==> flow/design.v <==
module processor
(
	input wire clk_i,
	input wire rst_i,
	input wire stall_i,
	output wire [31:0] addr_o,
	input wire [31:0] data_i,
	output wire [31:0] data_o,
	output wire [3:0] data_w_o,
	output wire [2:0] data_mode_o,
	input wire [7:0] extio_in,
	output wire [7:0] extio_out
);
	wire stall_cpu; wire mwait_cpu; wire irq_cpu; wire irq_ack_cpu; wire exception_cpu; wire data_b_cpu; wire data_h_cpu; wire data_access_cpu;
	wire [31:0] irq_vector_cpu; wire [31:0] inst_addr_cpu; wire [31:0] inst_in_cpu; wire [31:0] data_addr_cpu; wire [31:0] data_in_cpu; wire [31:0] data_out_cpu;
	wire [3:0] data_w_cpu;
	assign data_mode_o = {data_b_cpu,data_h_cpu,data_access_cpu};
	datapath core
	(
		.clock(clk_i),
		.reset(rst_i),
		.stall(stall_cpu),
		.mwait(mwait_cpu),
		.irq_vector(irq_vector_cpu),
		.irq(irq_cpu),
		.irq_ack(irq_ack_cpu),
		.exception(exception_cpu),
		.inst_addr(inst_addr_cpu),
		.inst_in(inst_in_cpu),
		.data_addr(data_addr_cpu),
		.data_in(data_in_cpu),
		.data_out(data_out_cpu),
		.data_w(data_w_cpu),
		.data_b(data_b_cpu),
		.data_h(data_h_cpu),
		.data_access(data_access_cpu)
	);
	interrupt_controller int_control
	(
		.clock(clk_i),
		.reset(rst_i),
		.stall(stall_i),
		.stall_cpu(stall_cpu),
		.mwait_cpu(mwait_cpu),
		.irq_vector_cpu(irq_vector_cpu),
		.irq_cpu(irq_cpu),
		.irq_ack_cpu(irq_ack_cpu),
		.exception_cpu(exception_cpu),
		.inst_addr_cpu(inst_addr_cpu),
		.inst_in_cpu(inst_in_cpu),
		.data_addr_cpu(data_addr_cpu),
		.data_in_cpu(data_in_cpu),
		.data_out_cpu(data_out_cpu),
		.data_w_cpu(data_w_cpu),
		.data_access_cpu(data_access_cpu),
		.addr_mem(addr_o),
		.data_read_mem(data_i),
		.data_write_mem(data_o),
		.data_we_mem(data_w_o),
		.extio_in(extio_in),
		.extio_out(extio_out)
	);
endmodule
module datapath
(
	input wire clock,
	input wire reset,
	input wire stall,
	input wire mwait,
	input wire [31:0] irq_vector,
	input wire irq,
	output wire irq_ack,
	output wire exception,
	output wire [31:0] inst_addr,
	input wire [31:0] inst_in,
	output wire [31:0] data_addr,
	input wire [31:0] data_in,
	output reg [31:0] data_out,
	output reg [3:0] data_w,
	output wire data_b,
	output wire data_h,
	output wire data_access
);
	wire [31:0] inst_in_s; reg [31:0] data_in_s; reg [31:0] pc; reg [31:0] pc_last;
	reg [31:0] pc_last2; wire [31:0] pc_plus4; wire [31:0] pc_next;
	wire [31:0] result; wire [31:0] branch; wire [31:0] ext32b;
	wire [31:0] ext32h; wire [31:0] alu_src1; wire [31:0] alu_src2;
	wire [31:12] ext32;
	wire [6:0] opcode; wire [6:0] funct7;
	wire [2:0] funct3;
	wire [3:0] read_reg1; wire [3:0] read_reg2; wire [3:0] write_reg;
	wire [4:0] rs1; wire [4:0] rs2; wire [4:0] rd;
	wire [31:0] write_data; wire [31:0] read_data1; wire [31:0] read_data2;
	wire [31:0] imm_i; wire [31:0] imm_s; wire [31:0] imm_sb;
	wire [31:0] imm_uj; wire [31:0] branch_src1; wire [31:0] branch_src2;
	wire [31:12] imm_u;
	wire wreg; wire zero; wire less_than; wire branch_taken; wire jump_taken; reg stall_reg;
	wire irq_ack_s; reg irq_ack_s_dly; reg bds; wire data_access_s; reg data_access_s_dly;
	wire reg_write_ctl; wire alu_src1_ctl; wire sig_read_ctl; wire reg_to_mem; wire mem_to_reg; wire except;
	wire [1:0] jump_ctl; wire [1:0] mem_write_ctl; wire [1:0] mem_read_ctl;
	wire [2:0] alu_src2_ctl; wire [2:0] branch_ctl;
	wire [3:0] alu_op_ctl;
	reg [4:0] rs1_r; reg [4:0] rs2_r; reg [4:0] rd_r;
	reg [31:0] imm_i_r; reg [31:0] imm_s_r; reg [31:0] imm_sb_r; reg [31:0] imm_uj_r;
	reg [31:12] imm_u_r;
	reg reg_write_ctl_r; reg alu_src1_ctl_r; reg sig_read_ctl_r; reg reg_to_mem_r; reg mem_to_reg_r;
	reg [1:0] jump_ctl_r; reg [1:0] mem_write_ctl_r; reg [1:0] mem_read_ctl_r;
	reg [2:0] alu_src2_ctl_r; reg [2:0] branch_ctl_r;
	reg [3:0] alu_op_ctl_r;
	always @(posedge clock or posedge reset) begin
		if (reset == 1'b1) begin
			pc <= {32{1'b0}};
			pc_last <= {32{1'b0}};
			pc_last2 <= {32{1'b0}};
		end else begin
			if (stall == 1'b0) begin
				pc <= pc_next;
				pc_last <= pc;
				pc_last2 <= pc_last;
			end
		end
	end
	assign pc_plus4 = pc + 4;
	assign pc_next = (irq == 1'b1 && irq_ack_s == 1'b1) || except == 1'b1 ? 
	irq_vector : branch_taken == 1'b1 || jump_taken == 1'b1 ? 
	branch : data_access_s == 1'b1 ?
	pc_last : pc_plus4;
	assign irq_ack_s = irq == 1'b1 && bds == 1'b0 && branch_taken == 1'b0 && jump_taken == 1'b0 && reg_to_mem_r == 1'b0 && mem_to_reg_r == 1'b0 ? 1'b1 : 1'b0;
	assign irq_ack = irq_ack_s_dly;
	assign exception = except == 1'b1 ? 1'b1 : 1'b0;
	always @(posedge clock or posedge reset) begin
		if (reset == 1'b1) begin
			irq_ack_s_dly <= 1'b0;
			bds <= 1'b0;
			data_access_s_dly <= 1'b0;
			stall_reg <= 1'b0;
		end else begin
			stall_reg <= stall;
			if (stall == 1'b0) begin
				data_access_s_dly <= data_access_s;
				if (mwait == 1'b0) begin
					irq_ack_s_dly <= irq_ack_s;
					if (branch_taken == 1'b1 || jump_taken == 1'b1) begin
						bds <= 1'b1;
					end
					else begin
						bds <= 1'b0;
					end
				end
			end
		end
	end
	assign inst_in_s = data_access_s == 1'b1 || except == 1'b1 || branch_taken == 1'b1 || 
		jump_taken == 1'b1 || bds == 1'b1 || irq_ack_s == 1'b1 ? 32'h00000000 : 
		{inst_in[7:0],inst_in[15:8],inst_in[23:16],inst_in[31:24]};
	assign opcode = inst_in_s[6:0];
	assign funct3 = inst_in_s[14:12];
	assign funct7 = inst_in_s[31:25];
	assign rd = inst_in_s[11:7];
	assign rs1 = inst_in_s[19:15];
	assign rs2 = inst_in_s[24:20];
	assign imm_i = {ext32[31:12],inst_in_s[31:20]};
	assign imm_s = {ext32[31:12],inst_in_s[31:25],inst_in_s[11:7]};
	assign imm_sb = {ext32[31:13],inst_in_s[31],inst_in_s[7],inst_in_s[30:25],inst_in_s[11:8],1'b0};
	assign imm_u = inst_in_s[31:12];
	assign imm_uj = {ext32[31:21],inst_in_s[31],inst_in_s[19:12],inst_in_s[20],inst_in_s[30:21],1'b0};
	assign ext32 = inst_in_s[31] == 1'b1 ? {20{1'b1}} : {20{1'b0}};
	control control_unit
	(
		.opcode(opcode),
		.funct3(funct3),
		.funct7(funct7),
		.reg_write(reg_write_ctl),
		.alu_src1(alu_src1_ctl),
		.alu_src2(alu_src2_ctl),
		.alu_op(alu_op_ctl),
		.jump(jump_ctl),
		.branch(branch_ctl),
		.mem_write(mem_write_ctl),
		.mem_read(mem_read_ctl),
		.sig_read(sig_read_ctl)
	);
	assign reg_to_mem = mem_write_ctl != 2'b00 ? 1'b1 : 1'b0;
	assign mem_to_reg = mem_read_ctl != 2'b00 ? 1'b1 : 1'b0;
	always @(posedge clock or posedge reset) begin
		if (reset == 1'b1) begin
			rd_r <= {5{1'b0}};
			rs1_r <= {5{1'b0}};
			rs2_r <= {5{1'b0}};
			imm_i_r <= {32{1'b0}};
			imm_s_r <= {32{1'b0}};
			imm_sb_r <= {32{1'b0}};
			imm_u_r <= {20{1'b0}};
			imm_uj_r <= {32{1'b0}};
			reg_write_ctl_r <= 1'b0;
			alu_src1_ctl_r <= 1'b0;
			alu_src2_ctl_r <= {3{1'b0}};
			alu_op_ctl_r <= {4{1'b0}};
			jump_ctl_r <= {2{1'b0}};
			branch_ctl_r <= {3{1'b0}};
			mem_write_ctl_r <= {2{1'b0}};
			mem_read_ctl_r <= {2{1'b0}};
			sig_read_ctl_r <= 1'b0;
			reg_to_mem_r <= 1'b0;
			mem_to_reg_r <= 1'b0;
		end else begin
			if (stall == 1'b0 && mwait == 1'b0) begin
				rd_r <= rd;
				rs1_r <= rs1;
				rs2_r <= rs2;
				imm_i_r <= imm_i;
				imm_s_r <= imm_s;
				imm_sb_r <= imm_sb;
				imm_u_r <= imm_u;
				imm_uj_r <= imm_uj;
				reg_write_ctl_r <= reg_write_ctl;
				alu_src1_ctl_r <= alu_src1_ctl;
				alu_src2_ctl_r <= alu_src2_ctl;
				alu_op_ctl_r <= alu_op_ctl;
				jump_ctl_r <= jump_ctl;
				branch_ctl_r <= branch_ctl;
				mem_write_ctl_r <= mem_write_ctl;
				mem_read_ctl_r <= mem_read_ctl;
				sig_read_ctl_r <= sig_read_ctl;
				reg_to_mem_r <= reg_to_mem;
				mem_to_reg_r <= mem_to_reg;
			end
		end
	end
	reg_bank register_bank
	(
		.clock(clock),
		.read_reg1(read_reg1),
		.read_reg2(read_reg2),
		.write_reg(write_reg),
		.wreg(wreg),
		.write_data(write_data),
		.read_data1(read_data1),
		.read_data2(read_data2)
	);
	assign read_reg1 = rs1_r[3:0];
	assign read_reg2 = rs2_r[3:0];
	assign write_reg = rd_r[3:0];
	assign wreg = (reg_write_ctl_r | mem_to_reg_r) &  ~mwait &  ~stall_reg;
	alu alu
	(
		.op1(alu_src1),
		.op2(alu_src2),
		.alu_op(alu_op_ctl_r),
		.result(result),
		.zero(zero),
		.less_than(less_than)
	);
	assign alu_src1 = alu_src1_ctl_r == 1'b0 ? read_data1 : pc_last2;
	assign alu_src2 = alu_src2_ctl_r == 3'b000 ? {imm_u_r,12'h000} : alu_src2_ctl_r == 3'b001 ? 
		imm_i_r : alu_src2_ctl_r == 3'b010 ? imm_s_r : alu_src2_ctl_r == 3'b011 ? 
		pc : alu_src2_ctl_r == 3'b100 ? {24'h000000,3'b000,rs2_r} : read_data2;
	assign branch_src1 = jump_ctl_r == 2'b11 ? read_data1 : pc_last2;
	assign branch_src2 = jump_ctl_r == 2'b10 ? imm_uj_r : jump_ctl_r == 2'b11 ? imm_i_r : imm_sb_r;
	assign branch = branch_src1 + branch_src2;
	assign branch_taken = (zero == 1'b1 && branch_ctl_r == 3'b001) || 
		(zero == 1'b0 && branch_ctl_r == 3'b010) || (less_than == 1'b1 && branch_ctl_r == 3'b011) || 
		(less_than == 1'b0 && branch_ctl_r == 3'b100) || (less_than == 1'b1 && branch_ctl_r == 3'b101) || 
		(less_than == 1'b0 && branch_ctl_r == 3'b110) ? 1'b1 : 1'b0;
	assign except = branch_ctl_r == 3'b111 ? 1'b1 : 1'b0;
	assign jump_taken = jump_ctl_r != 2'b00 ? 1'b1 : 1'b0;
	assign inst_addr = pc;
	assign data_addr = result;
	assign data_b = mem_read_ctl_r == 2'b01 || mem_write_ctl_r == 2'b01 ? 1'b1 : 1'b0;
	assign data_h = mem_read_ctl_r == 2'b10 || mem_write_ctl_r == 2'b10 ? 1'b1 : 1'b0;
	assign data_access_s = reg_to_mem_r == 1'b1 || mem_to_reg_r == 1'b1 ? 1'b1 : 1'b0;
	assign data_access = data_access_s == 1'b1 && data_access_s_dly == 1'b0 ? 1'b1 : 1'b0;
	always @(mem_write_ctl_r, result, read_data2) begin
		case (mem_write_ctl_r)
		2'b11 : begin
			data_out <= {read_data2[7:0],read_data2[15:8],read_data2[23:16],read_data2[31:24]};
			data_w <= 4'b1111;
		end
		2'b01 : begin
			data_out <= {read_data2[7:0],read_data2[7:0],read_data2[7:0],read_data2[7:0]};
			case (result[1:0])
			2'b11 : begin data_w <= 4'b0001; end
			2'b10 : begin data_w <= 4'b0010; end
			2'b01 : begin data_w <= 4'b0100; end
			default : begin data_w <= 4'b1000; end
			endcase
		end
		2'b10 : begin
			data_out <= {read_data2[7:0],read_data2[15:8],read_data2[7:0],read_data2[15:8]};
			case (result[1])
			1'b1 : begin data_w <= 4'b0011; end
			default : begin data_w <= 4'b1100; end
			endcase
			end
		default : begin
			data_out <= {read_data2[7:0],read_data2[15:8],read_data2[23:16],read_data2[31:24]};
			data_w <= 4'b0000;
		end
		endcase
	end
	always @(mem_read_ctl_r, result, data_in) begin
		case (mem_read_ctl_r)
		2'b01 : begin
			case (result[1:0])
			2'b11 : begin data_in_s <= {24'h000000,data_in[7:0]}; end
			2'b10 : begin data_in_s <= {24'h000000,data_in[15:8]}; end
			2'b01 : begin data_in_s <= {24'h000000,data_in[23:16]}; end
			default : begin data_in_s <= {24'h000000,data_in[31:24]}; end
			endcase
		end
		2'b10 : begin
			case (result[1])
			1'b1 : begin data_in_s <= {16'h0000,data_in[7:0],data_in[15:8]}; end
			default : begin data_in_s <= {16'h0000,data_in[23:16],data_in[31:24]}; end
			endcase
		end
		default : begin
			data_in_s <= {data_in[7:0],data_in[15:8],data_in[23:16],data_in[31:24]};
		end
		endcase
	end
	assign ext32b = (data_in_s[7] == 1'b0 || sig_read_ctl_r == 1'b0) ? 
		{24'h000000,data_in_s[7:0]} : {24'hffffff,data_in_s[7:0]};
	assign ext32h = (data_in_s[15] == 1'b0 || sig_read_ctl_r == 1'b0) ? 
		{16'h0000,data_in_s[15:0]} : {16'hffff,data_in_s[15:0]};
	assign write_data = mem_read_ctl_r == 2'b11 ? data_in_s : mem_read_ctl_r == 2'b01 ? 
		ext32b : mem_read_ctl_r == 2'b10 ? ext32h : jump_taken == 1'b1 ? 
		pc_last : result;
endmodule
module control
(
	input wire [6:0] opcode,
	input wire [2:0] funct3,
	input wire [6:0] funct7,
	output reg reg_write,
	output reg alu_src1,
	output reg [2:0] alu_src2,
	output reg [3:0] alu_op,
	output reg [1:0] jump,
	output reg [2:0] branch,
	output reg [1:0] mem_write,
	output reg [1:0] mem_read,
	output reg sig_read
);
	always @(opcode, funct3, funct7) begin
		case (opcode)			 
		7'b0110111 : begin		 
			reg_write <= 1'b1;
			alu_src1 <= 1'b0;
			alu_src2 <= 3'b000;
			alu_op <= 4'b0110;
			jump <= 2'b00;
			branch <= 3'b000;
			mem_write <= 2'b00;
			mem_read <= 2'b00;
			sig_read <= 1'b0;
		end
		7'b0010111 : begin		 
			reg_write <= 1'b1;
			alu_src1 <= 1'b1;
			alu_src2 <= 3'b000;
			alu_op <= 4'b0100;
			jump <= 2'b00;
			branch <= 3'b000;
			mem_write <= 2'b00;
			mem_read <= 2'b00;
			sig_read <= 1'b0;
		end
		7'b1101111 : begin		 
			reg_write <= 1'b1;
			alu_src1 <= 1'b0;
			alu_src2 <= 3'b011;
			alu_op <= 4'b0110;
			jump <= 2'b10;
			branch <= 3'b000;
			mem_write <= 2'b00;
			mem_read <= 2'b00;
			sig_read <= 1'b0;
		end
		7'b1100111 : begin		 
			reg_write <= 1'b1;
			alu_src1 <= 1'b0;
			alu_src2 <= 3'b011;
			alu_op <= 4'b0110;
			jump <= 2'b11;
			branch <= 3'b000;
			mem_write <= 2'b00;
			mem_read <= 2'b00;
			sig_read <= 1'b0;
		end
		7'b1100011 : begin		 
			case (funct3)
			3'b000 : begin		 
				reg_write <= 1'b0;
				alu_src1 <= 1'b0;
				alu_src2 <= 3'b101;
				alu_op <= 4'b0101;
				jump <= 2'b00;
				branch <= 3'b001;
				mem_write <= 2'b00;
				mem_read <= 2'b00;
				sig_read <= 1'b0;
			end
			3'b001 : begin		 
				reg_write <= 1'b0;
				alu_src1 <= 1'b0;
				alu_src2 <= 3'b101;
				alu_op <= 4'b0101;
				jump <= 2'b00;
				branch <= 3'b010;
				mem_write <= 2'b00;
				mem_read <= 2'b00;
				sig_read <= 1'b0;
			end
			3'b100 : begin		 
				reg_write <= 1'b0;
				alu_src1 <= 1'b0;
				alu_src2 <= 3'b101;
				alu_op <= 4'b0111;
				jump <= 2'b00;
				branch <= 3'b011;
				mem_write <= 2'b00;
				mem_read <= 2'b00;
				sig_read <= 1'b0;
			end
			3'b101 : begin		 
				reg_write <= 1'b0;
				alu_src1 <= 1'b0;
				alu_src2 <= 3'b101;
				alu_op <= 4'b0111;
				jump <= 2'b00;
				branch <= 3'b100;
				mem_write <= 2'b00;
				mem_read <= 2'b00;
				sig_read <= 1'b0;
			end
			3'b110 : begin		 
				reg_write <= 1'b0;
				alu_src1 <= 1'b0;
				alu_src2 <= 3'b101;
				alu_op <= 4'b1000;
				jump <= 2'b00;
				branch <= 3'b101;
				mem_write <= 2'b00;
				mem_read <= 2'b00;
				sig_read <= 1'b0;
			end
			3'b111 : begin		 
				reg_write <= 1'b0;
				alu_src1 <= 1'b0;
				alu_src2 <= 3'b101;
				alu_op <= 4'b1000;
				jump <= 2'b00;
				branch <= 3'b110;
				mem_write <= 2'b00;
				mem_read <= 2'b00;
				sig_read <= 1'b0;
			end
			default : begin
				reg_write <= 1'b0;
				alu_src1 <= 1'b0;
				alu_src2 <= 3'b000;
				alu_op <= 4'b0000;
				jump <= 2'b00;
				branch <= 3'b000;
				mem_write <= 2'b00;
				mem_read <= 2'b00;
				sig_read <= 1'b0;
			end
			endcase
		end
		7'b0000011 : begin		 
			case (funct3)
			3'b000 : begin		 
				reg_write <= 1'b1;
				alu_src1 <= 1'b0;
				alu_src2 <= 3'b001;
				alu_op <= 4'b0100;
				jump <= 2'b00;
				branch <= 3'b000;
				mem_write <= 2'b00;
				mem_read <= 2'b01;
				sig_read <= 1'b1;
			end
			3'b001 : begin		 
				reg_write <= 1'b1;
				alu_src1 <= 1'b0;
				alu_src2 <= 3'b001;
				alu_op <= 4'b0100;
				jump <= 2'b00;
				branch <= 3'b000;
				mem_write <= 2'b00;
				mem_read <= 2'b10;
				sig_read <= 1'b1;
			end
			3'b010 : begin		 
				reg_write <= 1'b1;
				alu_src1 <= 1'b0;
				alu_src2 <= 3'b001;
				alu_op <= 4'b0100;
				jump <= 2'b00;
				branch <= 3'b000;
				mem_write <= 2'b00;
				mem_read <= 2'b11;
				sig_read <= 1'b1;
			end
			3'b100 : begin		 
				reg_write <= 1'b1;
				alu_src1 <= 1'b0;
				alu_src2 <= 3'b001;
				alu_op <= 4'b0100;
				jump <= 2'b00;
				branch <= 3'b000;
				mem_write <= 2'b00;
				mem_read <= 2'b01;
				sig_read <= 1'b0;
			end
			3'b101 : begin		 
				reg_write <= 1'b1;
				alu_src1 <= 1'b0;
				alu_src2 <= 3'b001;
				alu_op <= 4'b0100;
				jump <= 2'b00;
				branch <= 3'b000;
				mem_write <= 2'b00;
				mem_read <= 2'b10;
				sig_read <= 1'b0;
			end
			default : begin
				reg_write <= 1'b0;
				alu_src1 <= 1'b0;
				alu_src2 <= 3'b000;
				alu_op <= 4'b0000;
				jump <= 2'b00;
				branch <= 3'b000;
				mem_write <= 2'b00;
				mem_read <= 2'b00;
				sig_read <= 1'b0;
			end
			endcase
		end
		7'b0100011 : begin		 
			case (funct3)
			3'b000 : begin		 
				reg_write <= 1'b0;
				alu_src1 <= 1'b0;
				alu_src2 <= 3'b010;
				alu_op <= 4'b0100;
				jump <= 2'b00;
				branch <= 3'b000;
				mem_write <= 2'b01;
				mem_read <= 2'b00;
				sig_read <= 1'b0;
			end
			3'b001 : begin		 
				reg_write <= 1'b0;
				alu_src1 <= 1'b0;
				alu_src2 <= 3'b010;
				alu_op <= 4'b0100;
				jump <= 2'b00;
				branch <= 3'b000;
				mem_write <= 2'b10;
				mem_read <= 2'b00;
				sig_read <= 1'b0;
			end
			3'b010 : begin		 
				reg_write <= 1'b0;
				alu_src1 <= 1'b0;
				alu_src2 <= 3'b010;
				alu_op <= 4'b0100;
				jump <= 2'b00;
				branch <= 3'b000;
				mem_write <= 2'b11;
				mem_read <= 2'b00;
				sig_read <= 1'b0;
			end
			default : begin
				reg_write <= 1'b0;
				alu_src1 <= 1'b0;
				alu_src2 <= 3'b000;
				alu_op <= 4'b0000;
				jump <= 2'b00;
				branch <= 3'b000;
				mem_write <= 2'b00;
				mem_read <= 2'b00;
				sig_read <= 1'b0;
			end
			endcase
		end
		7'b0010011 : begin		 
			case (funct3)
			3'b000 : begin		 
				reg_write <= 1'b1;
				alu_src1 <= 1'b0;
				alu_src2 <= 3'b001;
				alu_op <= 4'b0100;
				jump <= 2'b00;
				branch <= 3'b000;
				mem_write <= 2'b00;
				mem_read <= 2'b00;
				sig_read <= 1'b0;
			end
			3'b010 : begin		 
				reg_write <= 1'b1;
				alu_src1 <= 1'b0;
				alu_src2 <= 3'b001;
				alu_op <= 4'b0111;
				jump <= 2'b00;
				branch <= 3'b000;
				mem_write <= 2'b00;
				mem_read <= 2'b00;
				sig_read <= 1'b0;
			end
			3'b011 : begin		 
				reg_write <= 1'b1;
				alu_src1 <= 1'b0;
				alu_src2 <= 3'b001;
				alu_op <= 4'b1000;
				jump <= 2'b00;
				branch <= 3'b000;
				mem_write <= 2'b00;
				mem_read <= 2'b00;
				sig_read <= 1'b0;
			end
			3'b100 : begin		 
				reg_write <= 1'b1;
				alu_src1 <= 1'b0;
				alu_src2 <= 3'b001;
				alu_op <= 4'b0010;
				jump <= 2'b00;
				branch <= 3'b000;
				mem_write <= 2'b00;
				mem_read <= 2'b00;
				sig_read <= 1'b0;
			end
			3'b110 : begin		 
				reg_write <= 1'b1;
				alu_src1 <= 1'b0;
				alu_src2 <= 3'b001;
				alu_op <= 4'b0001;
				jump <= 2'b00;
				branch <= 3'b000;
				mem_write <= 2'b00;
				mem_read <= 2'b00;
				sig_read <= 1'b0;
			end
			3'b111 : begin		 
				reg_write <= 1'b1;
				alu_src1 <= 1'b0;
				alu_src2 <= 3'b001;
				alu_op <= 4'b0000;
				jump <= 2'b00;
				branch <= 3'b000;
				mem_write <= 2'b00;
				mem_read <= 2'b00;
				sig_read <= 1'b0;
			end
			3'b001 : begin		 
				reg_write <= 1'b1;
				alu_src1 <= 1'b0;
				alu_src2 <= 3'b100;
				alu_op <= 4'b1001;
				jump <= 2'b00;
				branch <= 3'b000;
				mem_write <= 2'b00;
				mem_read <= 2'b00;
				sig_read <= 1'b0;
			end
			3'b101 : begin
				case (funct7)
				7'b0000000 : begin	 
					reg_write <= 1'b1;
					alu_src1 <= 1'b0;
					alu_src2 <= 3'b100;
					alu_op <= 4'b1010;
					jump <= 2'b00;
					branch <= 3'b000;
					mem_write <= 2'b00;
					mem_read <= 2'b00;
					sig_read <= 1'b0;
				end
				7'b0100000 : begin	 
					reg_write <= 1'b1;
					alu_src1 <= 1'b0;
					alu_src2 <= 3'b100;
					alu_op <= 4'b1100;
					jump <= 2'b00;
					branch <= 3'b000;
					mem_write <= 2'b00;
					mem_read <= 2'b00;
					sig_read <= 1'b0;
				end
				default : begin
					reg_write <= 1'b0;
					alu_src1 <= 1'b0;
					alu_src2 <= 3'b000;
					alu_op <= 4'b0000;
					jump <= 2'b00;
					branch <= 3'b000;
					mem_write <= 2'b00;
					mem_read <= 2'b00;
					sig_read <= 1'b0;
				end
				endcase
			end
			default : begin
				reg_write <= 1'b0;
				alu_src1 <= 1'b0;
				alu_src2 <= 3'b000;
				alu_op <= 4'b0000;
				jump <= 2'b00;
				branch <= 3'b000;
				mem_write <= 2'b00;
				mem_read <= 2'b00;
				sig_read <= 1'b0;
			end
			endcase
		end
		7'b0110011 : begin		 
			case (funct3)
			3'b000 : begin
				case (funct7)
				7'b0000000 : begin
				reg_write <= 1'b1;
				alu_src1 <= 1'b0;
				alu_src2 <= 3'b101;
				alu_op <= 4'b0100;
				jump <= 2'b00;
				branch <= 3'b000;
				mem_write <= 2'b00;
				mem_read <= 2'b00;
				sig_read <= 1'b0;
				end
				7'b0100000 : begin
				reg_write <= 1'b1;
				alu_src1 <= 1'b0;
				alu_src2 <= 3'b101;
				alu_op <= 4'b0101;
				jump <= 2'b00;
				branch <= 3'b000;
				mem_write <= 2'b00;
				mem_read <= 2'b00;
				sig_read <= 1'b0;
				end
				default : begin
				reg_write <= 1'b0;
				alu_src1 <= 1'b0;
				alu_src2 <= 3'b000;
				alu_op <= 4'b0000;
				jump <= 2'b00;
				branch <= 3'b000;
				mem_write <= 2'b00;
				mem_read <= 2'b00;
				sig_read <= 1'b0;
				end
				endcase
			end
			3'b001 : begin			 
				reg_write <= 1'b1;
				alu_src1 <= 1'b0;
				alu_src2 <= 3'b101;
				alu_op <= 4'b1001;
				jump <= 2'b00;
				branch <= 3'b000;
				mem_write <= 2'b00;
				mem_read <= 2'b00;
				sig_read <= 1'b0;
			end
			3'b010 : begin			 
				reg_write <= 1'b1;
				alu_src1 <= 1'b0;
				alu_src2 <= 3'b101;
				alu_op <= 4'b0111;
				jump <= 2'b00;
				branch <= 3'b000;
				mem_write <= 2'b00;
				mem_read <= 2'b00;
				sig_read <= 1'b0;
			end
			3'b011 : begin			 
				reg_write <= 1'b1;
				alu_src1 <= 1'b0;
				alu_src2 <= 3'b101;
				alu_op <= 4'b1000;
				jump <= 2'b00;
				branch <= 3'b000;
				mem_write <= 2'b00;
				mem_read <= 2'b00;
				sig_read <= 1'b0;
			end
			3'b100 : begin			 
				reg_write <= 1'b1;
				alu_src1 <= 1'b0;
				alu_src2 <= 3'b101;
				alu_op <= 4'b0010;
				jump <= 2'b00;
				branch <= 3'b000;
				mem_write <= 2'b00;
				mem_read <= 2'b00;
				sig_read <= 1'b0;
			end
			3'b101 : begin
				case (funct7)		
				7'b0000000 : begin	 
					reg_write <= 1'b1;
					alu_src1 <= 1'b0;
					alu_src2 <= 3'b101;
					alu_op <= 4'b1010;
					jump <= 2'b00;
					branch <= 3'b000;
					mem_write <= 2'b00;
					mem_read <= 2'b00;
					sig_read <= 1'b0;
				end
				7'b0100000 : begin	 
					reg_write <= 1'b1;
					alu_src1 <= 1'b0;
					alu_src2 <= 3'b101;
					alu_op <= 4'b1100;
					jump <= 2'b00;
					branch <= 3'b000;
					mem_write <= 2'b00;
					mem_read <= 2'b00;
					sig_read <= 1'b0;
				end
				default : begin
					reg_write <= 1'b0;
					alu_src1 <= 1'b0;
					alu_src2 <= 3'b000;
					alu_op <= 4'b0000;
					jump <= 2'b00;
					branch <= 3'b000;
					mem_write <= 2'b00;
					mem_read <= 2'b00;
					sig_read <= 1'b0;
				end
				endcase
			end
			3'b110 : begin			 
				reg_write <= 1'b1;
				alu_src1 <= 1'b0;
				alu_src2 <= 3'b101;
				alu_op <= 4'b0001;
				jump <= 2'b00;
				branch <= 3'b000;
				mem_write <= 2'b00;
				mem_read <= 2'b00;
				sig_read <= 1'b0;
			end
			3'b111 : begin			 
				reg_write <= 1'b1;
				alu_src1 <= 1'b0;
				alu_src2 <= 3'b101;
				alu_op <= 4'b0000;
				jump <= 2'b00;
				branch <= 3'b000;
				mem_write <= 2'b00;
				mem_read <= 2'b00;
				sig_read <= 1'b0;
			end
			default : begin
				reg_write <= 1'b0;
				alu_src1 <= 1'b0;
				alu_src2 <= 3'b000;
				alu_op <= 4'b0000;
				jump <= 2'b00;
				branch <= 3'b000;
				mem_write <= 2'b00;
				mem_read <= 2'b00;
				sig_read <= 1'b0;
			end
			endcase
		end
		7'b1110011 : begin		 
			reg_write <= 1'b0;
			alu_src1 <= 1'b0;
			alu_src2 <= 3'b000;
			alu_op <= 4'b0000;
			jump <= 2'b00;
			branch <= 3'b111;
			mem_write <= 2'b00;
			mem_read <= 2'b00;
			sig_read <= 1'b0;
		end
		default : begin
			reg_write <= 1'b0;
			alu_src1 <= 1'b0;
			alu_src2 <= 3'b000;
			alu_op <= 4'b0000;
			jump <= 2'b00;
			branch <= 3'b000;
			mem_write <= 2'b00;
			mem_read <= 2'b00;
			sig_read <= 1'b0;
		end
		endcase
	end
endmodule
module reg_bank
(
	input wire clock,
	input wire [3:0] read_reg1,
	input wire [3:0] read_reg2,
	input wire [3:0] write_reg,
	input wire wreg,
	input wire [31:0] write_data,
	output wire [31:0] read_data1,
	output wire [31:0] read_data2
);
	reg [31:0] registers[0:15];
	always @(posedge clock) begin
		if (write_reg != 4'b0000 && wreg == 1'b1) begin
			registers[write_reg] <= write_data;
		end
	end
	assign read_data1 = read_reg1 != 4'b0000 ? registers[read_reg1] : {32{1'b0}};
	assign read_data2 = read_reg2 != 4'b0000 ? registers[read_reg2] : {32{1'b0}};
endmodule
module alu
(
	input wire [31:0] op1,
	input wire [31:0] op2,
	input wire [3:0] alu_op,
	output wire [31:0] result,
	output wire zero,
	output wire less_than
);
	reg [31:0] r; wire [31:0] shift;
	wire [4:0] shift_op2;
	wire [32:0] addsub;
	wire less; wire lshift; wire logical;
	always @(op1, op2, alu_op, addsub, less, shift_op2, shift) begin
		case (alu_op)
		4'b0000 : begin r <= op1 & op2; end
		4'b0001 : begin r <= op1 | op2; end
		4'b0010 : begin r <= op1 ^ op2; end
		4'b0100, 4'b0101 : begin r <= addsub[31:0]; end
		4'b0110 : begin r <= op2; end
		4'b0111,4'b1000 : begin r <= {28'h0000000,3'b000,less}; end
		default : begin r <= shift; end
		endcase
	end
	assign addsub = alu_op > 4'b0100 ? ({1'b0,op1}) - ({1'b0,op2}) : ({1'b0,op1}) + ({1'b0,op2});
	assign less = op1[31] == op2[31] || alu_op == 4'b1000 ? addsub[32] : op1[31];
	assign less_than = less;
	assign zero =  ~(r[31] | r[30] | r[29] | r[28] | r[27] | r[26] | 
		r[25] | r[24] | r[23] | r[22] | r[21] | r[20] | r[19] | 
		r[18] | r[17] | r[16] | r[15] | r[14] | r[13] | r[12] | 
		r[11] | r[10] | r[9] | r[8] | r[7] | r[6] | r[5] | r[4] | 
		r[3] | r[2] | r[1] | r[0]);
	assign shift_op2 = op2[4:0];
	assign lshift = alu_op[0] == 1'b1 ? 1'b1 : 1'b0;
	assign logical = alu_op[2] == 1'b0 ? 1'b1 : 1'b0;
	bshift barrel_shifter
	(
		.lshift(lshift),
		.logical(logical),
		.shift(shift_op2),
		.in(op1),
		.out(shift)
	);
	assign result = r;
endmodule
module bshift
(
	input wire lshift,
	input wire logical,
	input wire [4:0] shift,
	input wire [31:0] in,
	output wire [31:0] out
);
	wire [31:0] shift1l; wire [31:0] shift2l; wire [31:0] shift4l; wire [31:0] shift8l; wire [31:0] shift16l;
	wire [31:0] shift1r; wire [31:0] shift2r; wire [31:0] shift4r; wire [31:0] shift8r; wire [31:0] shift16r;
	wire [31:16] fill;
	assign fill = logical == 1'b0 ? {16{in[31]}} : 16'h0000;
	assign shift1l = shift[0] == 1'b1 ? {in[30:0],1'b0} : in;
	assign shift2l = shift[1] == 1'b1 ? {shift1l[29:0],2'b00} : shift1l;
	assign shift4l = shift[2] == 1'b1 ? {shift2l[27:0],4'h0} : shift2l;
	assign shift8l = shift[3] == 1'b1 ? {shift4l[23:0],8'h00} : shift4l;
	assign shift16l = shift[4] == 1'b1 ? {shift8l[15:0],16'h0000} : shift8l;
	assign shift1r = shift[0] == 1'b1 ? {fill[31],in[31:1]} : in;
	assign shift2r = shift[1] == 1'b1 ? {fill[31:30],shift1r[31:2]} : shift1r;
	assign shift4r = shift[2] == 1'b1 ? {fill[31:28],shift2r[31:4]} : shift2r;
	assign shift8r = shift[3] == 1'b1 ? {fill[31:24],shift4r[31:8]} : shift4r;
	assign shift16r = shift[4] == 1'b1 ? {fill[31:16],shift8r[31:16]} : shift8r;
	assign out = lshift == 1'b0 ? shift16r : shift16l;
endmodule
module interrupt_controller
(
	input wire clock,
	input wire reset,
	input wire stall,
	output wire stall_cpu,
	output wire mwait_cpu,
	output wire [31:0] irq_vector_cpu,
	output wire irq_cpu,
	input wire irq_ack_cpu,
	input wire exception_cpu,
	input wire [31:0] inst_addr_cpu,
	output wire [31:0] inst_in_cpu,
	input wire [31:0] data_addr_cpu,
	output wire [31:0] data_in_cpu,
	input wire [31:0] data_out_cpu,
	input wire [3:0] data_w_cpu,
	input wire data_access_cpu,
	output wire [31:0] addr_mem,
	input wire [31:0] data_read_mem,
	output wire [31:0] data_write_mem,
	output wire [3:0] data_we_mem,
	input wire [7:0] extio_in,
	output wire [7:0] extio_out
);
	wire [7:0] irq_cause; reg [7:0] irq_mask_reg; reg [7:0] irq_status_reg; reg [7:0] extio_out_reg;
	reg [31:0] periph_data; reg [31:0] irq_vector_reg; reg [31:0] irq_epc_reg; reg [31:0] inst_reg;
	wire interrupt; reg irq; reg data_access_cpu_dly;
	parameter [2:0] irq_idle = 0, irq_int = 1, irq_req = 2, irq_ackn = 3, irq_done = 4;
	reg [2:0] pulse_state;
	reg [2:0] pulse_next_state;
	wire periph_access; reg periph_access_dly; wire periph_access_we;
	wire [3:0] data_we_mem_s;
	always @(posedge clock or posedge reset) begin
		if (reset == 1'b1) begin
			periph_data <= {32{1'b0}};
		end else begin
			if (periph_access == 1'b1) begin
			case (data_addr_cpu[7:4])
			4'b0000 : begin periph_data <= irq_vector_reg; end			 
			4'b0001 : begin periph_data <= {irq_cause[7:0],24'h000000}; end		 
			4'b0010 : begin periph_data <= {irq_mask_reg[7:0],24'h000000}; end	 
			4'b0011 : begin periph_data <= {irq_status_reg,24'h000000}; end		 
			4'b0100 : begin 							 
				periph_data <= {irq_epc_reg[7:0],irq_epc_reg[15:8],irq_epc_reg[23:16],irq_epc_reg[31:24]};
			end
			4'b1000 : begin periph_data <= {extio_in,24'h000000}; end		 
			4'b1001 : begin periph_data <= {extio_out_reg,24'h000000}; end		 
			default : begin periph_data <= data_read_mem; end
			endcase
			end
		end
	end
	assign inst_in_cpu = data_access_cpu == 1'b0 ? data_read_mem : inst_reg;
	assign data_in_cpu = periph_access_dly == 1'b0 ? data_read_mem : periph_data;
	always @(posedge clock or posedge reset) begin
		if (reset == 1'b1) begin
			irq_vector_reg <= {32{1'b0}};
			irq_mask_reg <= {8{1'b0}};
			irq_status_reg <= {8{1'b0}};
			extio_out_reg <= {8{1'b0}};
		end else begin
			if (periph_access == 1'b1 && periph_access_we == 1'b1) begin
				case (data_addr_cpu[7:4])
				4'b0000 : begin				 
					irq_vector_reg <= {data_out_cpu[7:0],data_out_cpu[15:8],data_out_cpu[23:16],data_out_cpu[31:24]};
				end
				4'b0010 : begin				 
					irq_mask_reg <= data_out_cpu[31:24];
				end
				4'b0011 : begin				 
					irq_status_reg <= data_out_cpu[31:24];
				end
				4'b1001 : begin				 
					extio_out_reg <= data_out_cpu[31:24];
				end
				default : begin
				end
				endcase
			end
			if (irq_ack_cpu == 1'b1 || exception_cpu == 1'b1) begin
				irq_status_reg[0] <= 1'b0;		 
			end
		end
	end
	always @(posedge clock or posedge reset) begin
		if (reset == 1'b1) begin
			irq_epc_reg <= 32'h00000000;
		end else begin
			if (((irq == 1'b1 && irq_ack_cpu == 1'b0) || exception_cpu == 1'b1)) begin
				irq_epc_reg <= inst_addr_cpu;
			end
		end
	end
	always @(posedge clock or posedge reset) begin
		if (reset == 1'b1) begin
			pulse_state <= irq_idle;
			pulse_next_state <= irq_idle;
			irq <= 1'b0;
		end else begin
			if (stall == 1'b0) begin
				pulse_state <= pulse_next_state;
				case (pulse_state)
				irq_idle : begin
					if (interrupt == 1'b1 && irq_status_reg[0] == 1'b1) begin
						pulse_next_state <= irq_int;
					end
				end
				irq_int : begin
					irq <= 1'b1;
					pulse_next_state <= irq_req;
				end
				irq_req : begin
					if (irq_ack_cpu == 1'b1) begin
						irq <= 1'b0;
						pulse_next_state <= irq_ackn;
					end
				end
				irq_ackn : begin
					pulse_next_state <= irq_done;
				end
				irq_done : begin
					if (irq_status_reg[0] == 1'b1) begin
						pulse_next_state <= irq_idle;
					end
				end
				default : begin
					pulse_next_state <= irq_idle;
				end
				endcase
			end
		end
	end
	always @(posedge clock or posedge reset) begin
		if (reset == 1'b1) begin
			periph_access_dly <= 1'b0;
			data_access_cpu_dly <= 1'b0;
			inst_reg <= {32{1'b0}};
		end else begin
			if (stall == 1'b0) begin
				periph_access_dly <= periph_access;
				data_access_cpu_dly <= data_access_cpu;
				if ((data_access_cpu == 1'b0)) begin
					inst_reg <= data_read_mem;
				end
			end
		end
	end
	assign periph_access = data_addr_cpu[31:27] == 5'b11110 && data_access_cpu == 1'b1 ? 1'b1 : 1'b0;
	assign periph_access_we = periph_access <= 1'b1 && data_w_cpu != 4'b0000 ? 1'b1 : 1'b0;
	assign addr_mem = data_access_cpu == 1'b1 ? data_addr_cpu : inst_addr_cpu;
	assign data_write_mem = data_out_cpu;
	assign data_we_mem_s = data_access_cpu == 1'b1 && periph_access == 1'b0 ? data_w_cpu : 4'b0000;
	assign data_we_mem = data_we_mem_s;
	assign mwait_cpu = data_access_cpu == 1'b1 && data_access_cpu_dly == 1'b0 ? 1'b1 : 1'b0;
	assign stall_cpu = stall;
	assign interrupt = (irq_cause & irq_mask_reg) == 16'h0000 ? 1'b0 : 1'b1;
	assign irq_cause = extio_in;
	assign irq_cpu = irq;
	assign irq_vector_cpu = irq_vector_reg;
	assign extio_out = extio_out_reg;
endmodule
==> From RTL to reports: processor <==
Tool output for the design above, in the order of the flow.
Lines are those of the file above, counted from 1.
Cell names lack the library's common part.
{ "inputs": {"top_module": "processor", "clk_port": "clk_i", "lib": "sky130hd", "corner": "tt_025C_1v80"} }

==> After elaboration <==
Yosys after proc, flatten, opt, wreduce and memory -nomap, before mapping. Memory bits, and registers merged into a memory's read port (data or address), are not among the register bits. Print and check cells are not counted.
Yosys's memory passes give these memory sizes; they may raise the number of words (mostly to a power of two), join words into wider ones and drop unused or constant bits.
{ "op_classes": {"addsub": 4, "compare": 2, "equal": 62, "muxes": 112, "bitwise": 55, "reduce_and_logical": 88} }
{ "ops": {"columns": ["operator", "n"], "rows": [
  ["two-way mux 32 bit", 36],
  ["parallel mux 32 bit (select 6 bit)", 2],
  ["parallel mux 32 bit (select 2 bit)", 1],
  ["parallel mux 4 bit (select 8 bit)", 2],
  ["parallel mux 24 bit (select 2 bit)", 1],
  ["parallel mux 3 bit (select 6 bit)", 2],
  ["parallel mux 4 bit (select 3 bit)", 3],
  ["adder 32 x 32 -> 33 bit", 1],
  ["subtractor 32 x 32 -> 33 bit", 1],
  ["two-way mux 33 bit", 1],
  ["bitwise OR 1 bit", 32],
  ["adder 32 x 3 -> 32 bit (second input constant)", 1],
  ["adder 32 bit", 1],
  ["AND 32 bit", 1],
  ["bitwise OR 32 bit", 1],
  ["bitwise XOR 32 bit", 1],
  ["two-way mux 16 bit", 2],
  ["equality test 3 bit (second input constant)", 10],
  ["equality test 7 x 6 -> 1 bit (second input constant)", 4],
  ["equality test 7 bit (second input constant)", 4],
  ["parallel mux 4 bit (select 7 bit)", 1],
  ["two-way mux 1 bit", 28],
  ["two-way mux 3 bit", 9],
  ["OR reduction 2 bit", 12],
  ["equality test 3 x 2 -> 1 bit (second input constant)", 8],
  ["parallel mux 8 bit (select 3 bit)", 1],
  ["logical AND 1 bit", 22],
  ["logical OR 1 bit", 20]
]} }
Other operator kinds: 44; their cells: 115.
{ "word_totals": {"register_bits": 441, "mem_bits_rw": 512, "n_memories": 1, "in_bits": 43, "output_inout_bits": 79, "word_cells": 363} }
{ "mem_list": {"columns": ["name", "size", "word_bits", "read_ports", "write_ports", "line_no", "text"], "rows": [
  ["core.register_bank.registers", 16, 32, 2, 1, 910, "reg [31:0] registers[0:15];"]
]} }

==> Longest topological paths <==
Yosys ltp: most cells in a row. Word level: on the elaborated netlist, between registers, memories and ports. Mapped: between sequential cells and ports; inverters and the memories' decode and read muxes count.
{ "depth": {"word_depth": 67, "abc_area": 1, "mapped_depth": 55, "mapped_depth_nobuf": 52} }

==> Mapped cells and area <==
Yosys stat after the flow's synthesis: flattened, memories mapped to cells. It holds for the ABC_AREA given above (unset counts as 0); a run with the other value may have another netlist.
{ "by_type": {"columns": ["type", "n", "area_total_um2"], "rows": [
  ["edfxtp_1", 512, 1.54E+04],
  ["dfrtp_1", 313, 7.83E+03],
  ["nand2_1", 1746, 6.55E+03],
  ["o21ai_0", 783, 3.92E+03],
  ["nand3_1", 707, 3.54E+03],
  ["inv_1", 827, 3.1E+03],
  ["a21oi_1", 436, 2.18E+03],
  ["o211ai_1", 291, 2.18E+03],
  ["ha_1", 129, 1.61E+03],
  ["nor2_1", 364, 1366.31],
  ["clkbuf_1", 202, 758.227],
  ["buf_2", 140, 700.672],
  ["o21ai_1", 128, 640.614],
  ["o22ai_1", 95, 594.32],
  ["buf_4", 55, 412.896],
  ["xor2_1", 43, 376.611],
  ["buf_6", 30, 337.824],
  ["nand4_1", 53, 331.568]
]} }
Not listed: further types 57, cells in them 413.
{ "synth_totals": {"cells": 7267, "mapped_area_um2": 54861.4, "seqArea_um2": 23233.5, "flip_flops": 826, "buf_cells": 462} }

==> Worst setup path after synthesis <==
Path of least setup slack by OpenSTA after synthesis, without wires, with an ideal clock, recovery checks aside; 20% of the period is set as input and as output delay. Where synthesis merged equal registers, the netlist keeps one of their names.
{ "synth_path": {"path_kind": "register to output", "start": "reg core.imm_u_r[20]", "end": "out data_w_o[0]", "period_ns": 12.0, "out_delay_ns": 2.400, "t_first_pin_ns": 0.000, "arrival_time_ns": 5.683, "required_time_ns": 9.600, "path_slack_ns": 3.917, "path_delay_ns": 5.683, "driving_pins": 41, "n_path_buf": 5, "period_less_setup_slack_ns": 8.083} }
"path_delay_ns" is the arrival time less input delay plus setup time.
At an output port there is no setup time.
"driving_pins" counts driving pins, that of a launching flip-flop among them; a cell with two outputs on the path counts twice.
"period_less_setup_slack_ns" = period - worst setup slack (recovery checks aside). The figure is calculated, with input and output delays left at 20% of the set period.
Between the ends stands the longest chain of elaborated cells between them, by number of cells; it is not shown to be the way that was timed. Of several equally long chains one is given.
Each line given opens the expression or statement behind the cell; cells for indexed reads and writes are added by Yosys, which also makes memories of some case tables.
{ "synth_between": {"path_cell_list": "dfrtp_1 > buf_6 > buf_8 > buf_6 > o21ai_1 > nand3_1 > nand2_1 > nand2_1 > nand3_1 > nand2_1 > nand2_1 > nand2_1 > nand2_2 > nand2_2 > inv_2 > clkbuf_1 > nand4_1 > nor4_1 > (+5 left out) > a21oi_1 > xor2_1 > inv_1 > ha_1 > a21oi_1 > o21ai_0 > a221oi_1 > o21ai_0 > a21oi_1 > inv_1 > nand3_1 > nand3_2 > nand2_1 > nand2_2 > nand2_4 > clkbuf_1 > nand3_1 > a21oi_1", "elab_chain_cells": 10, "cells_between": 17, "cone_classes": "add/sub: 2; eq/ne: 4; mux: 8; logic: 1; reduce/logical: 2"} }
{ "synth_rtl": {"columns": ["item", "line_no", "text"], "rows": [
  ["start, declared", 105, "reg [31:12] imm_u_r;"],
  ["start, assigned", 193, "imm_u_r <= {20{1'b0}};"],
  ["start, assigned", 214, "imm_u_r <= imm_u;"],
  ["two-way mux 32 bit", 255, "assign alu_src2 = alu_src2_ctl_r == 3'b000 ? {imm_u_r,12'h000} : alu_src2_ctl_r == 3'b001 ?"],
  ["adder 32 x 32 -> 33 bit", 943, "assign addsub = alu_op > 4'b0100 ? ({1'b0,op1}) - ({1'b0,op2}) : ({1'b0,op1}) + ({1'b0,op2});"],
  ["two-way mux 33 bit", 943, null],
  ["parallel mux 32 bit (select 6 bit)", 933, "case (alu_op)"],
  ["equality test 5 bit", 1136, "assign periph_access = data_addr_cpu[31:27] == 5'b11110 && data_access_cpu == 1'b1 ? 1'b1 : 1'b0;"],
  ["logical AND 1 bit", 1136, null],
  ["two-way mux 1 bit", 1136, null],
  ["NOT 1 bit", 1140, "assign data_we_mem_s = data_access_cpu == 1'b1 && periph_access == 1'b0 ? data_w_cpu : 4'b0000;"],
  ["logical AND 1 bit", 1140, null],
  ["two-way mux 4 bit", 1140, null],
  ["end, declared", 9, "output wire [3:0] data_w_o,"]
]} }

==> Timing after layout <==
Path of least setup slack in the final report of run 2 (OpenROAD, finished layout, wires in). Where an end is a register, its clock arrival counts in the times.
{ "layout_path": {"path_kind": "register to output", "start": "reg core.imm_u_r[22]", "end": "out data_w_o[0]", "period_ns": 12.0, "out_delay_ns": 2.40, "t_first_pin_ns": 0.73, "arrival_time_ns": 9.13, "required_time_ns": 9.60, "path_slack_ns": 0.47, "driving_pins": 42, "n_path_buf": 4} }
Between the ends stands the longest chain of elaborated cells between them, by number of cells; it is not shown to be the way that was timed. Of several equally long chains one is given.
{ "layout_between": {"path_cell_list": "dfrtp_4 > buf_6 > nor2_2 > inv_2 > nor3_4 > inv_6 > nand3_2 > nand2_1 > nand2_1 > nand2_1 > nand2_2 > buf_6 > ha_1 > inv_1 > nor3_1 > nand2_1 > nor2_2 > inv_1 > (+6 left out) > inv_1 > nor2_1 > nand2_1 > o21a_1 > inv_1 > nand2_1 > inv_1 > a21oi_1 > xor2_1 > o21ai_0 > a211oi_1 > nand2_1 > nand3_1 > nor3_4 > buf_4 > or2_2 > a21oi_1 > clkdlybuf4s50_1", "elab_chain_cells": 10, "cells_between": 17, "cone_classes": "add/sub: 2; eq/ne: 4; mux: 8; logic: 1; reduce/logical: 2"} }
{ "layout_rtl": {"columns": ["item", "line_no", "text"], "rows": [
  ["start, declared", 105, "reg [31:12] imm_u_r;"],
  ["start, assigned", 193, "imm_u_r <= {20{1'b0}};"],
  ["start, assigned", 214, "imm_u_r <= imm_u;"],
  ["two-way mux 32 bit", 255, "assign alu_src2 = alu_src2_ctl_r == 3'b000 ? {imm_u_r,12'h000} : alu_src2_ctl_r == 3'b001 ?"],
  ["adder 32 x 32 -> 33 bit", 943, "assign addsub = alu_op > 4'b0100 ? ({1'b0,op1}) - ({1'b0,op2}) : ({1'b0,op1}) + ({1'b0,op2});"],
  ["two-way mux 33 bit", 943, null],
  ["parallel mux 32 bit (select 6 bit)", 933, "case (alu_op)"],
  ["equality test 5 bit", 1136, "assign periph_access = data_addr_cpu[31:27] == 5'b11110 && data_access_cpu == 1'b1 ? 1'b1 : 1'b0;"],
  ["logical AND 1 bit", 1136, null],
  ["two-way mux 1 bit", 1136, null],
  ["NOT 1 bit", 1140, "assign data_we_mem_s = data_access_cpu == 1'b1 && periph_access == 1'b0 ? data_w_cpu : 4'b0000;"],
  ["logical AND 1 bit", 1140, null],
  ["two-way mux 4 bit", 1140, null],
  ["end, declared", 9, "output wire [3:0] data_w_o,"]
]} }

==> results <==
Below are 5 stored runs of the flow (Yosys, OpenROAD; platform sky130hd) on processor, each with its settings and what was measured, unordered. Constraints: input delay and output delay 20% of the set period each, output load 0.01 pF.
By "clock period achieved" is meant the clock period of the run minus its worst setup slack. This is arithmetic on one report: input and output delays are still those of the set period (20% each).
"time of the worst setup path" = time allowed to the worst setup path (clock period - input delay - output delay, where it has them) - its slack; a late launch clock adds to it, a late capture clock takes from it.

==> run 1: settings <==
{ "CORE_UTILIZATION": 17, "CTS_CLUSTER_DIAMETER": 124, "CTS_CLUSTER_SIZE": 18, "GPL_ROUTABILITY_DRIVEN": 0, "GPL_TIMING_DRIVEN": 0, "MAX_ROUTING_LAYER": "met5", "MIN_ROUTING_LAYER": "met2", "SETUP_SLACK_MARGIN": 1.91, "TNS_END_PERCENT": 10, "period_ns": 13.7, "CAP_MARGIN": 20, "CORE_MARGIN": 2, "SLEW_MARGIN": 20 }
==> run 1: results <==
unfinished; error GRT-0116 in routing

==> run 2: settings <==
{ "ABC_AREA": 1, "CAP_MARGIN": 15, "CELL_PAD_IN_SITES_DETAIL_PLACEMENT": 2, "CELL_PAD_IN_SITES_GLOBAL_PLACEMENT": 1, "CORE_ASPECT_RATIO": 0.77, "HOLD_SLACK_MARGIN": 0.19, "MAX_ROUTING_LAYER": "met4", "period_ns": 12.0, "CORE_MARGIN": 2, "CORE_UTILIZATION": 40, "SLEW_MARGIN": 20 }
==> run 2: results <==
worst setup slack after layout: 0.472 ns
worst hold slack in the final report: 0.487 ns
area inside the die boundary: 140,158.0 sq um
clock period achieved: 11.528 ns
utilization: 44.7%
time of the worst setup path: 9.13 ns
critical path type: register to output
mapped cell area after synthesis: 54,861.4 sq um

==> run 3: settings <==
{ "ABC_AREA": 1, "CAP_MARGIN": 15, "CELL_PAD_IN_SITES_DETAIL_PLACEMENT": 1, "CELL_PAD_IN_SITES_GLOBAL_PLACEMENT": 1, "CORE_ASPECT_RATIO": 0.77, "GPL_ROUTABILITY_DRIVEN": 0, "HOLD_SLACK_MARGIN": 0.09, "MAX_ROUTING_LAYER": "met4", "period_ns": 12.0, "CORE_MARGIN": 2, "CORE_UTILIZATION": 40, "SLEW_MARGIN": 20 }
==> run 3: results <==
worst setup slack after layout: 0.415 ns
worst hold slack in the final report: 0.477 ns
area inside the die boundary: 140,158.0 sq um
clock period achieved: 11.585 ns
utilization: 44.7%
time of the worst setup path: 9.19 ns
critical path type: register to output
mapped cell area after synthesis: 54,861.4 sq um

==> run 4: settings <==
{ "CELL_PAD_IN_SITES_DETAIL_PLACEMENT": 2, "CORE_UTILIZATION": 20, "PLACE_DENSITY_LB_ADDON": 0.18, "SLEW_MARGIN": 15, "TNS_END_PERCENT": 35, "period_ns": 8.79, "CAP_MARGIN": 20, "CORE_MARGIN": 2 }
==> run 4: results <==
worst setup slack after layout: -0.631 ns
worst hold slack in the final report: 0.478 ns
area inside the die boundary: 271,905.0 sq um
clock period achieved: 9.421 ns
utilization: 26.3%
time of the worst setup path: 7.66 ns
critical path type: register to output
mapped cell area after synthesis: 53,550.1 sq um

==> run 5: settings <==
{ "CORE_UTILIZATION": 40, "period_ns": 11.9, "CAP_MARGIN": 20, "CORE_MARGIN": 2, "SLEW_MARGIN": 20 }
==> run 5: results <==
worst setup slack after layout: 0.492 ns
worst hold slack in the final report: 0.475 ns
area inside the die boundary: 136,819.0 sq um
clock period achieved: 11.408 ns
utilization: 45.7%
time of the worst setup path: 9.03 ns
critical path type: register to output
mapped cell area after synthesis: 53,550.1 sq um
